==> flow/design.v <==
module huff_encoder (
	clk,
	reset,
	io_in,
	io_out
);
	input wire clk;
	input wire reset;
	input wire [11:0] io_in;
	output reg [11:0] io_out;
	reg [23:0] data_in;
	reg [8:0] freq_in;
	reg [1:0] count;
	reg [3:0] odd_idx;
	reg [3:0] even_idx;
	wire [56:0] initial_node;
	reg [2:0] state;
	reg [19:0] huff_tree [0:5];
	reg [56:0] in_huff_tree;
	reg [2:0] in_pad;
	wire [2:0] out_pad;
	wire [75:0] out_huff_tree;
	wire [18:0] merged_node;
	reg [8:0] encoded_value;
	reg [8:0] encoded_mask;
	reg done;
	reg [14:0] character;
	reg [2:0] encoded_value_h [0:5];
	reg [2:0] a;
	reg [2:0] b;
	reg [2:0] c;
	reg [2:0] encoded_value_l;
	reg [2:0] encoded_value_r;
	reg is_n_odd;
	freq_calc freq_calc_ins(
		.data_in(data_in),
		.freq_in(freq_in),
		.node(initial_node)
	);
	node_sorter node_sorter_ins(
		.clk(clk),
		.input_node(in_huff_tree[0+:57]),
		.input_pad(in_pad),
		.output_node(out_huff_tree[19+:57]),
		.output_pad(out_pad)
	);
	assign out_huff_tree[0+:19] = 19'b0;
	merge_nodes merge_nodes_ins(
		.min_node(out_huff_tree[57+:19]),
		.second_min_node(out_huff_tree[38+:19]),
		.merged_node(merged_node)
	);
	always @(posedge clk) begin : huffman_enc
		if (reset) begin
			state <= 3'b001;
			a <= 3'd0;
			b <= 3'b000;
			c <= 3'b000;
			done = 'b0;
			in_pad <= 3'b000;
			begin : sv2v_autoblock_1
				reg signed [31:0] i;
				for (i = 0; i < 3; i = i + 1)
					begin
						encoded_value[(2 - i) * 3+:3] = 'b0;
						encoded_mask[(2 - i) * 3+:3] = 'b0;
						in_huff_tree[((2 - i) * 19) + 18-:5] <= 'b0;
						in_huff_tree[((2 - i) * 19) + 13-:3] <= 'b0;
						in_huff_tree[((2 - i) * 19) + 10] <= 'b0;
						in_huff_tree[((2 - i) * 19) + 9-:5] <= 'b0;
						in_huff_tree[((2 - i) * 19) + 4-:5] <= 'b0;
						character[(2 - i) * 5+:5] = 'b0;
					end
			end
			begin : sv2v_autoblock_2
				reg signed [31:0] i;
				for (i = 0; i < 6; i = i + 1)
					begin
						encoded_value_h[i] = 'b0;
						huff_tree[i][19-:5] = 'b0;
						huff_tree[i][14] = 1'b0;
						huff_tree[i][3-:2] = 'b0;
						huff_tree[i][13-:5] = 'b0;
						huff_tree[i][8-:5] = 'b0;
						huff_tree[i][1-:2] = 'b0;
					end
			end
			encoded_value_l = 'b0;
			encoded_value_r = 'b0;
		end
		else
			case (state)
				3'b001: begin
					done = 'b0;
					io_out <= 'b0;
					a <= 'b0;
					b <= 'b0;
					if (io_in[11] == 1'b1) begin
						if (c < 3) begin
							data_in[(2 - c) * 8+:8] <= io_in[7:0];
							freq_in[(2 - c) * 3+:3] <= io_in[10:8];
						end
						c <= c + 1'b1;
					end
					state <= (c == 3 ? 3'b010 : 3'b001);
				end
				3'b010: begin
					count = 3;
					begin : sv2v_autoblock_3
						reg signed [31:0] i;
						for (i = 0; i < 3; i = i + 1)
							in_huff_tree[(2 - i) * 19+:19] <= initial_node[(2 - i) * 19+:19];
					end
					in_pad <= 3'b000;
					state <= 3'b011;
				end
				3'b011: state <= 3'b100;
				3'b100: begin
					in_huff_tree[38+:19] <= merged_node;
					in_huff_tree[0+:38] <= out_huff_tree[0+:38];
					in_pad <= {out_pad[2] | out_pad[1], out_pad[0], 1'b1};
					count = count - 1'b1;
					even_idx = count << 1'b1;
					odd_idx = even_idx + 1'b1;
					huff_tree[even_idx][19-:5] = out_huff_tree[75-:5];
					huff_tree[odd_idx][19-:5] = out_huff_tree[56-:5];
					huff_tree[even_idx][14] = out_huff_tree[67];
					huff_tree[odd_idx][14] = out_huff_tree[48];
					huff_tree[even_idx][13-:5] = out_huff_tree[66-:5];
					huff_tree[odd_idx][13-:5] = out_huff_tree[47-:5];
					huff_tree[even_idx][8-:5] = out_huff_tree[61-:5];
					huff_tree[odd_idx][8-:5] = out_huff_tree[42-:5];
					huff_tree[1][19-:5] = out_huff_tree[75-:5];
					huff_tree[1][14] = out_huff_tree[67];
					huff_tree[1][13-:5] = out_huff_tree[66-:5];
					huff_tree[1][8-:5] = out_huff_tree[61-:5];
					if (!(count[0] | count[1]))
						state <= 3'b101;
					else
						state <= 3'b011;
				end
				3'b101: begin
					begin : sv2v_autoblock_4
						reg signed [31:0] l;
						for (l = 5; l > 1; l = l - 1)
							begin : sv2v_autoblock_5
								reg signed [31:0] n;
								for (n = 1; n < 6; n = n + 1)
									if ((huff_tree[n][14] == 'b0) && ((huff_tree[n][13-:5] == huff_tree[l][19-:5]) || (huff_tree[n][8-:5] == huff_tree[l][19-:5])))
										huff_tree[l][3-:2] = n;
							end
					end
					begin : sv2v_autoblock_6
						reg signed [31:0] n;
						for (n = 2; n < 6; n = n + 1)
							huff_tree[n][1-:2] = huff_tree[huff_tree[n][3-:2]][1-:2] + 1'b1;
					end
					state <= 3'b110;
				end
				3'b110: begin
					begin : sv2v_autoblock_7
						reg signed [31:0] n;
						for (n = 2; n < 6; n = n + 1)
							begin
								encoded_value_l = encoded_value_h[huff_tree[n][3-:2]] << 1'b1;
								encoded_value_r = (encoded_value_h[huff_tree[n][3-:2]] << 1'b1) | 1'b1;
								is_n_odd = n[0];
								if (huff_tree[n][3-:2] != 1'b1)
									encoded_value_h[n] = (is_n_odd ? encoded_value_r : encoded_value_l);
								else if (huff_tree[n][3-:2] == 1'b1)
									encoded_value_h[n][0] = (is_n_odd ? 1'b1 : 1'b0);
							end
					end
					begin : sv2v_autoblock_8
						integer i;
						for (i = 0; i <= 2; i = i + 1)
							begin : sv2v_autoblock_9
								reg signed [31:0] n;
								for (n = 1; n < 6; n = n + 1)
									if ((huff_tree[n][19-:5] == data_in[((2 - i) * 8) + 3-:4]) && (huff_tree[n][14] == 'b1)) begin
										encoded_mask[(2 - i) * 3+:3] = (1'b1 << huff_tree[n][1-:2]) - 1'b1;
										encoded_value[(2 - i) * 3+:3] = encoded_value_h[n];
										character[(2 - i) * 5+:5] = huff_tree[n][19-:5];
									end
							end
					end
					state <= 3'b111;
				end
				3'b111: begin
					c <= 'b0;
					done = 1'b1;
					io_out[8:0] <= (b[0] == 1'b0 ? {done, 3'b011, (a > 2 ? 5'b00000 : character[(2 - a) * 5+:5])} : {done, 2'b00, encoded_mask[(2 - a) * 3+:3], encoded_value[(2 - a) * 3+:3]});
					b <= b + 1'b1;
					a <= (b[0] == 1'b1 ? a + 1 : a);
					state <= (a > 2 ? 3'b001 : 3'b111);
				end
				default: state <= 3'b001;
			endcase
	end
endmodule
module freq_calc (
	data_in,
	freq_in,
	node
);
	input wire [23:0] data_in;
	input wire [8:0] freq_in;
	output reg [56:0] node;
	always @(*) begin : sv2v_autoblock_1
		reg signed [31:0] i;
		for (i = 0; i < 3; i = i + 1)
			begin
				node[((2 - i) * 19) + 18-:5] = data_in[(2 - i) * 8+:8];
				node[((2 - i) * 19) + 13-:3] = freq_in[(2 - i) * 3+:3];
				node[((2 - i) * 19) + 9-:5] = 'b0;
				node[((2 - i) * 19) + 4-:5] = 'b0;
				node[((2 - i) * 19) + 10] = 1'b1;
			end
	end
endmodule
module node_sorter (
	clk,
	input_node,
	input_pad,
	output_node,
	output_pad
);
	input wire clk;
	input wire [56:0] input_node;
	input wire [2:0] input_pad;
	output reg [56:0] output_node;
	output reg [2:0] output_pad;
	reg [18:0] temp_node;
	reg [56:0] sort_tmp;
	reg [2:0] pad_tmp;
	always @(posedge clk) begin
		begin : sv2v_autoblock_1
			reg signed [31:0] i;
			for (i = 0; i < 3; i = i + 1)
				sort_tmp = input_node;
		end
		pad_tmp = input_pad;
		begin : sv2v_autoblock_2
			reg signed [31:0] j;
			for (j = 0; j < 2; j = j + 1)
				begin : sv2v_autoblock_3
					reg signed [31:0] k;
					for (k = 0; k < 2; k = k + 1)
						if (!(pad_tmp[2 - k] | pad_tmp[2 - (k + 1)]) && (((sort_tmp[((2 - k) * 19) + 13-:3] == sort_tmp[((2 - (k + 1)) * 19) + 13-:3]) && (sort_tmp[((2 - k) * 19) + 18-:5] > sort_tmp[((2 - (k + 1)) * 19) + 18-:5])) || (sort_tmp[((2 - k) * 19) + 13-:3] > sort_tmp[((2 - (k + 1)) * 19) + 13-:3]))) begin
							temp_node = sort_tmp[(2 - k) * 19+:19];
							sort_tmp[(2 - k) * 19+:19] = sort_tmp[(2 - (k + 1)) * 19+:19];
							sort_tmp[(2 - (k + 1)) * 19+:19] = temp_node;
							pad_tmp[2 - k] = 1'b0;
							pad_tmp[2 - (k + 1)] = 1'b0;
						end
				end
		end
		output_node <= sort_tmp;
		output_pad <= pad_tmp;
	end
endmodule
module merge_nodes (
	min_node,
	second_min_node,
	merged_node
);
	input wire [18:0] min_node;
	input wire [18:0] second_min_node;
	output wire [18:0] merged_node;
	assign merged_node[18-:5] = min_node[18-:5] + second_min_node[18-:5];
	assign merged_node[13-:3] = min_node[13-:3] + second_min_node[13-:3];
	assign merged_node[9-:5] = min_node[18-:5];
	assign merged_node[4-:5] = second_min_node[18-:5];
	assign merged_node[10] = 1'b0;
endmodule
`default_nettype none
module my_chip (
    input logic [11:0] io_in,  
    output logic [11:0] io_out,  
    input logic clock,
    input logic reset  
);
    huff_encoder DUT(.clk(clock), .reset(reset), .io_in(io_in), .io_out(io_out));  
endmodule
From RTL to reports: my_chip
Each step is given for the RTL above and for the edited RTL.
"before" refers to lines of the RTL above, "after" to lines of the edited file.
"change" is "after" less "before", of the values as shown.
Library cell names are shortened.
A cell with -- has no value.

set-up
  design top = my_chip
  clock = clock
  standard-cell library = sky130hd
  corner = tt_025C_1v80

Edit of the RTL
Unified diff, file above to edited file.
The edit is scripted: it alters the design's behaviour and was not made to optimise anything.

begin of diff
@@ -247,5 +247,5 @@
 					reg signed [31:0] k;
 					for (k = 0; k < 2; k = k + 1)
-						if (!(pad_tmp[2 - k] | pad_tmp[2 - (k + 1)]) && (((sort_tmp[((2 - k) * 19) + 13-:3] == sort_tmp[((2 - (k + 1)) * 19) + 13-:3]) && (sort_tmp[((2 - k) * 19) + 18-:5] > sort_tmp[((2 - (k + 1)) * 19) + 18-:5])) || (sort_tmp[((2 - k) * 19) + 13-:3] > sort_tmp[((2 - (k + 1)) * 19) + 13-:3]))) begin
+						if (!(pad_tmp[2 - k] | pad_tmp[2 - (k + 1)]) && (((sort_tmp[((2 - k) * 19) + 13-:3] == sort_tmp[((2 - (k + 1)) * 19) + 13-:3]) && (sort_tmp[((2 - k) * 19) + 18-:5] > sort_tmp[((2 - (k + 1)) * 19) + 18-:5])) || (sort_tmp[((2 - k) * 19) + 13-:3] == sort_tmp[((2 - (k + 1)) * 19) + 13-:3]))) begin
 							temp_node = sort_tmp[(2 - k) * 19+:19];
 							sort_tmp[(2 - k) * 19+:19] = sort_tmp[(2 - (k + 1)) * 19+:19];
end of diff

Word level
Yosys after proc, flatten, opt, wreduce and memory -nomap, before mapping. Print and check cells are not counted.

operators by class
  item                              before  after  change
  add/subtract/negate cells         19      19     0
  multiply operators                3       3      0
  $lt $le $gt $ge                   10      6      -4
  eq/ne operators                   107     107    0
  shift-type cells                  11      11     0
  muxes and demuxes                 164     164    0
  bitwise logic cells               18      18     0
  reductions and logical operators  102     102    0

operator list
  cell                           before  after  change
  3-bit greater-than comparator  4       0      -4

Operator kinds equal on both sides are left out: 61.

storage and ports
  item                        before  after  change
  bits in registers           306     306    0
  bits of input ports         14      14     0
  output and inout port bits  12      12     0

Longest topological paths
Depth = most cells in a row (Yosys ltp): at word level without a register or memory, in the mapped netlist without a sequential cell, where the memories' decode and read muxes count.

logic depth
  item                           before  after  change
  depth after elaboration        23      23     0
  ABC_AREA                       0       0      --
  gate-level depth with buffers  41      21     -20
  depth with buffers taken out   36      19     -17

Mapped cells and area
The flow's flattened synthesis, as Yosys stat reports it; memories are mapped. The netlist is that of the ABC_AREA named above (0 if unset); the other value can give another one.

cell types
  cell type  before  after  change
  nand2_1    243     211    -32
  mux2i_1    121     89     -32
  ha_1       67      35     -32
  o21ai_0    67      41     -26
  o22ai_1    45      20     -25
  inv_1      69      46     -23
  a21oi_1    178     157    -21
  nor2_1     203     183    -20
  o221a_2    19      0      -19
  mux2_2     34      52     +18
  buf_1      37      23     -14
  a22o_1     39      28     -11
  buf_4      9       20     +11
  xor2_1     141     151    +10
  o21a_1     14      4      -10
  nor3_1     50      59     +9
  and2_1     9       18     +9
  buf_6      2       11     +9

Cell types equal on both sides are left out: 14.
The list need not be complete.

mapped netlist
  item                   before   after    change
  cells in the netlist   2288     2058     -230
  mapped area (µm²)      19084.6  17687.0  -1397.6
  sequential area (µm²)  6266.0   6266.0   0.0
  flip-flop cells        296      296      0
  buffers                216      216      0

The figures by module come from a second, unflattened synthesis with its own total; it is not the netlist above.

unflattened totals
  item                                           before   after    change
  cell total of the unflattened synthesis        2606     2250     -356
  area total of the unflattened synthesis (µm²)  21180.3  19207.2  -1973.1

Rows give one instance, submodules left out.

modules, before
  module        times used  cells  area (µm²)  seq. area (µm²)
  huff_encoder  1           2028   16568.4     5555.3
  node_sorter   1           480    3866.2      1201.2
  freq_calc     1           59     435.4       0.0
  merge_nodes   1           39     310.3       0.0
  my_chip       1           0      0.0         0.0

modules, after
  module        times used  cells  area (µm²)  seq. area (µm²)
  huff_encoder  1           2018   16540.9     5555.3
  node_sorter   1           134    1920.6      1201.2
  freq_calc     1           59     435.4       0.0
  merge_nodes   1           39     310.3       0.0
  my_chip       1           0      0.0         0.0

Worst setup path after synthesis
Source: OpenSTA report_checks on the synthesized netlist (no wires, ideal clock, input and output delay 20% of the period each), path of least setup slack; recovery checks are left aside. Register names are those of the netlist, which keeps one name where synthesis merged equal registers.

timing path after synthesis
  item                           before                                        after                    change
  kind                           reg2reg                                       reg2reg                  --
  start point                    register DUT.in_huff_tree[34]                 register DUT.c[0]        --
  end point                      register DUT.node_sorter_ins.output_node[19]  register DUT.freq_in[2]  --
  clock period (ns)              12.0                                          12.0                     0.0
  data arrival time (ns)         7.994                                         4.756                    -3.238
  data required time (ns)        11.863                                        11.733                   -0.130
  setup slack (ns)               3.869                                         6.977                    +3.108
  path delay (ns)                8.131                                         5.023                    -3.108
  stages                         39                                            20                       -19
  path buffers                   4                                             3                        -1
  synthesis period reached (ns)  8.131                                         5.023                    -3.108

"path delay" = arrival - input delay + setup time.
"stages" counts driving pins, that of a launching flip-flop among them; a cell with two outputs on the path counts twice.
"synthesis period reached" = period - worst setup slack (recovery checks aside). The figure is calculated, with input and output delays left at 20% of the set period.
The rows between start and end are the longest chain of elaborated cells between them; the timing report does not say that the signal goes this way. Where chains are equally long, one stands for them.
A line is the first line of the expression or statement that the cell stems from. Yosys adds cells for indexed reads and writes and turns some case tables into memories.
At most two assigning lines are given for a register; there are more.
Lines with a computed index may be missing from the assigning lines.

on the way, after synthesis, before
  path through = dfxtp_1 > inv_1 > ha_1 > nor2b_1 > o21ai_0 > a21oi_1 > a2bb2oi_1 > o21ai_1 > mux2_2 > ha_1 > nor2b_1 > o21a_1 > o21a_1 > o21a_1 > o22ai_1 > a41oi_1 > clkbuf_1 > o21ai_0 > (+3 left out) > o21a_1 > o21a_1 > o22ai_1 > a41o_1 > clkbuf_1 > buf_1 > mux2_2 > ha_1 > nor2b_1 > o21a_1 > o21a_1 > o21a_1 > o22ai_1 > a41oi_1 > nor3_1 > a21oi_1 > clkbuf_1 > o22ai_1
  length of the longest elaborated chain = 20
  elaborated cells on any way between the ends = 39
  source lines of those cells = 1

ends and longest elaborated chain, after synthesis, before
  item                           line  RTL
  start: declaration             19    reg [56:0] in_huff_tree;
  start: assignment              112   in_huff_tree[(2 - i) * 19+:19] <= initial_node[(2 - i) * 19+:19];
  start: assignment              120   in_huff_tree[0+:38] <= out_huff_tree[0+:38];
  5-bit greater-than comparator  249   if (!(pad_tmp[2 - k] | pad_tmp[2 - (k + 1)]) && (((sort_tmp[((2 - k) * 19) + 13-:3] == sort_tmp[((2 - (k + 1)) ...
  1-bit logical AND              249
  1-bit logical OR               249
  1-bit logical AND              249
  19-bit 2-to-1 mux              249
  5-bit greater-than comparator  249
  1-bit logical AND              249
  (+6 left out)                  --
  1-bit logical AND              249
  19-bit 2-to-1 mux              249
  5-bit greater-than comparator  249
  1-bit logical AND              249
  1-bit logical OR               249
  1-bit logical AND              249
  19-bit 2-to-1 mux              249
  end: assignment                258   output_node <= sort_tmp;
  end: declaration               231   output reg [56:0] output_node;

after: The path ends at the data pin of a flip-flop with enable; ways to the enable are not counted.

on the way, after synthesis, after
  path through = dfxtp_1 > clkbuf_1 > clkbuf_1 > a21oi_1 > inv_1 > ha_1 > a21oi_1 > and2_0 > clkbuf_1 > nand4b_1 > ha_1 > or4b_1 > a221oi_1 > o21ai_1 > nor2_1 > inv_1 > o21ai_1 > nand2_1 > o211ai_1 > o211ai_1
  length of the longest elaborated chain = 7
  elaborated cells on any way between the ends = 8

ends and longest elaborated chain, after synthesis, after
  item                                              line  RTL
  start: declaration                                31    reg [2:0] c;
  start: assignment                                 58    c <= 3'b000;
  start: assignment                                 103   c <= c + 1'b1;
  2-bit by 3-bit subtractor with 4-bit output       101   freq_in[(2 - c) * 3+:3] <= io_in[10:8];
  32-bit by 2-bit multiplier with 32-bit output     101
  32-bit negation with 33-bit output                101
  3-bit by 33-bit variable shift with 9-bit output  101
  9-bit inverter                                    101
  9-bit AND                                         101
  9-bit bitwise OR                                  101
  end: declaration                                  12    reg [8:0] freq_in;

Path in the finished layout
Path of least setup slack in the final report of the runs of pair 1 (OpenROAD, finished layout, wires in). Where an end is a register, its clock arrival counts in the times.

timing path after layout
  item                     before                                        after                    change
  kind                     reg2reg                                       reg2reg                  --
  start point              register DUT.in_huff_tree[34]                 register DUT.c[0]        --
  end point                register DUT.node_sorter_ins.output_node[37]  register DUT.freq_in[2]  --
  clock period (ns)        12.0                                          12.0                     0.0
  data arrival time (ns)   9.70                                          6.05                     -3.65
  data required time (ns)  12.49                                         12.26                    -0.23
  setup slack (ns)         2.79                                          6.21                     +3.42
  stages                   37                                            18                       -19
  path buffers             2                                             0                        -2

The rows between start and end are the longest chain of elaborated cells between them; the timing report does not say that the signal goes this way. Where chains are equally long, one stands for them.
At most two assigning lines are given for a register; there are more.
Lines with a computed index may be missing from the assigning lines.

on the way, after layout, before
  path through = dfxtp_1 > inv_1 > ha_1 > nor2b_1 > o21ai_0 > a21oi_1 > a2bb2oi_1 > o21ai_4 > buf_4 > mux2_2 > ha_1 > nor2b_1 > o21a_1 > o21a_1 > o21a_1 > o22ai_1 > a41oi_2 > buf_4 > o21ai_0 > ha_1 > nor2b_1 > o21a_1 > o21a_1 > o21a_1 > o22ai_1 > a41o_1 > mux2i_1 > ha_1 > nor2b_1 > o21a_1 > o21a_1 > o21a_1 > o22ai_1 > a41o_1 > nor2_1 > a21oi_1 > o221a_2
  length of the longest elaborated chain = 20
  elaborated cells on any way between the ends = 39
  source lines of those cells = 1

ends and longest elaborated chain, after layout, before
  item                           line  RTL
  start: declaration             19    reg [56:0] in_huff_tree;
  start: assignment              112   in_huff_tree[(2 - i) * 19+:19] <= initial_node[(2 - i) * 19+:19];
  start: assignment              120   in_huff_tree[0+:38] <= out_huff_tree[0+:38];
  5-bit greater-than comparator  249   if (!(pad_tmp[2 - k] | pad_tmp[2 - (k + 1)]) && (((sort_tmp[((2 - k) * 19) + 13-:3] == sort_tmp[((2 - (k + 1)) ...
  1-bit logical AND              249
  1-bit logical OR               249
  1-bit logical AND              249
  19-bit 2-to-1 mux              249
  5-bit greater-than comparator  249
  1-bit logical AND              249
  (+6 left out)                  --
  1-bit logical AND              249
  19-bit 2-to-1 mux              249
  5-bit greater-than comparator  249
  1-bit logical AND              249
  1-bit logical OR               249
  1-bit logical AND              249
  19-bit 2-to-1 mux              249
  end: assignment                258   output_node <= sort_tmp;
  end: declaration               231   output reg [56:0] output_node;

after: The path ends at the data pin of a flip-flop with enable; ways to the enable are not counted.

on the way, after layout, after
  path through = dfxtp_1 > inv_1 > ha_1 > ha_1 > a21o_1 > a21oi_1 > and2_0 > nand4b_1 > ha_1 > or4b_1 > a221oi_1 > o21ai_1 > nor2_1 > inv_1 > o21ai_1 > nand2_1 > o211ai_1 > o211ai_1
  length of the longest elaborated chain = 7
  elaborated cells on any way between the ends = 8

ends and longest elaborated chain, after layout, after
  item                                              line  RTL
  start: declaration                                31    reg [2:0] c;
  start: assignment                                 58    c <= 3'b000;
  start: assignment                                 103   c <= c + 1'b1;
  2-bit by 3-bit subtractor with 4-bit output       101   freq_in[(2 - c) * 3+:3] <= io_in[10:8];
  32-bit by 2-bit multiplier with 32-bit output     101
  32-bit negation with 33-bit output                101
  3-bit by 33-bit variable shift with 9-bit output  101
  9-bit inverter                                    101
  9-bit AND                                         101
  9-bit bitwise OR                                  101
  end: declaration                                  12    reg [8:0] freq_in;

Layout results
Both versions went through the flow (Yosys, OpenROAD) with the same settings in each pair. Constraints: input delay and output delay 20% of the set period each, output load 0.01 pF.

flow settings, pair 1
  period_ns = 12.0
  CAP_MARGIN = 20
  CORE_MARGIN = 2
  CORE_UTILIZATION = 40
  SLEW_MARGIN = 20

measured results, pair 1
  item                                    before   after    change
  synthesized cell area (µm²)             19084.6  17687.0  -1397.6
  area of the die (µm²)                   49475.1  45915.9  -3559.2
  standard-cell area after routing (µm²)  20678.6  18997.0  -1681.6
  utilization (%)                         43.6     43.2     -0.4
  lowest setup slack (ns)                 2.786    6.210    +3.424
  setup total negative slack (ns)         0.000    0.000    0.000
  post-route worst hold slack (ns)        0.408    0.371    -0.037
  total power after layout (mW)           3.019    2.222    -0.797
  achieved period (ns)                    9.214    5.790    -3.424

"achieved period" means the clock period less the worst setup slack. The figure is calculated, with input and output delays left at 20% of the set period.
"total power after layout": no workload was simulated; the value follows from the tool's default switching activity.
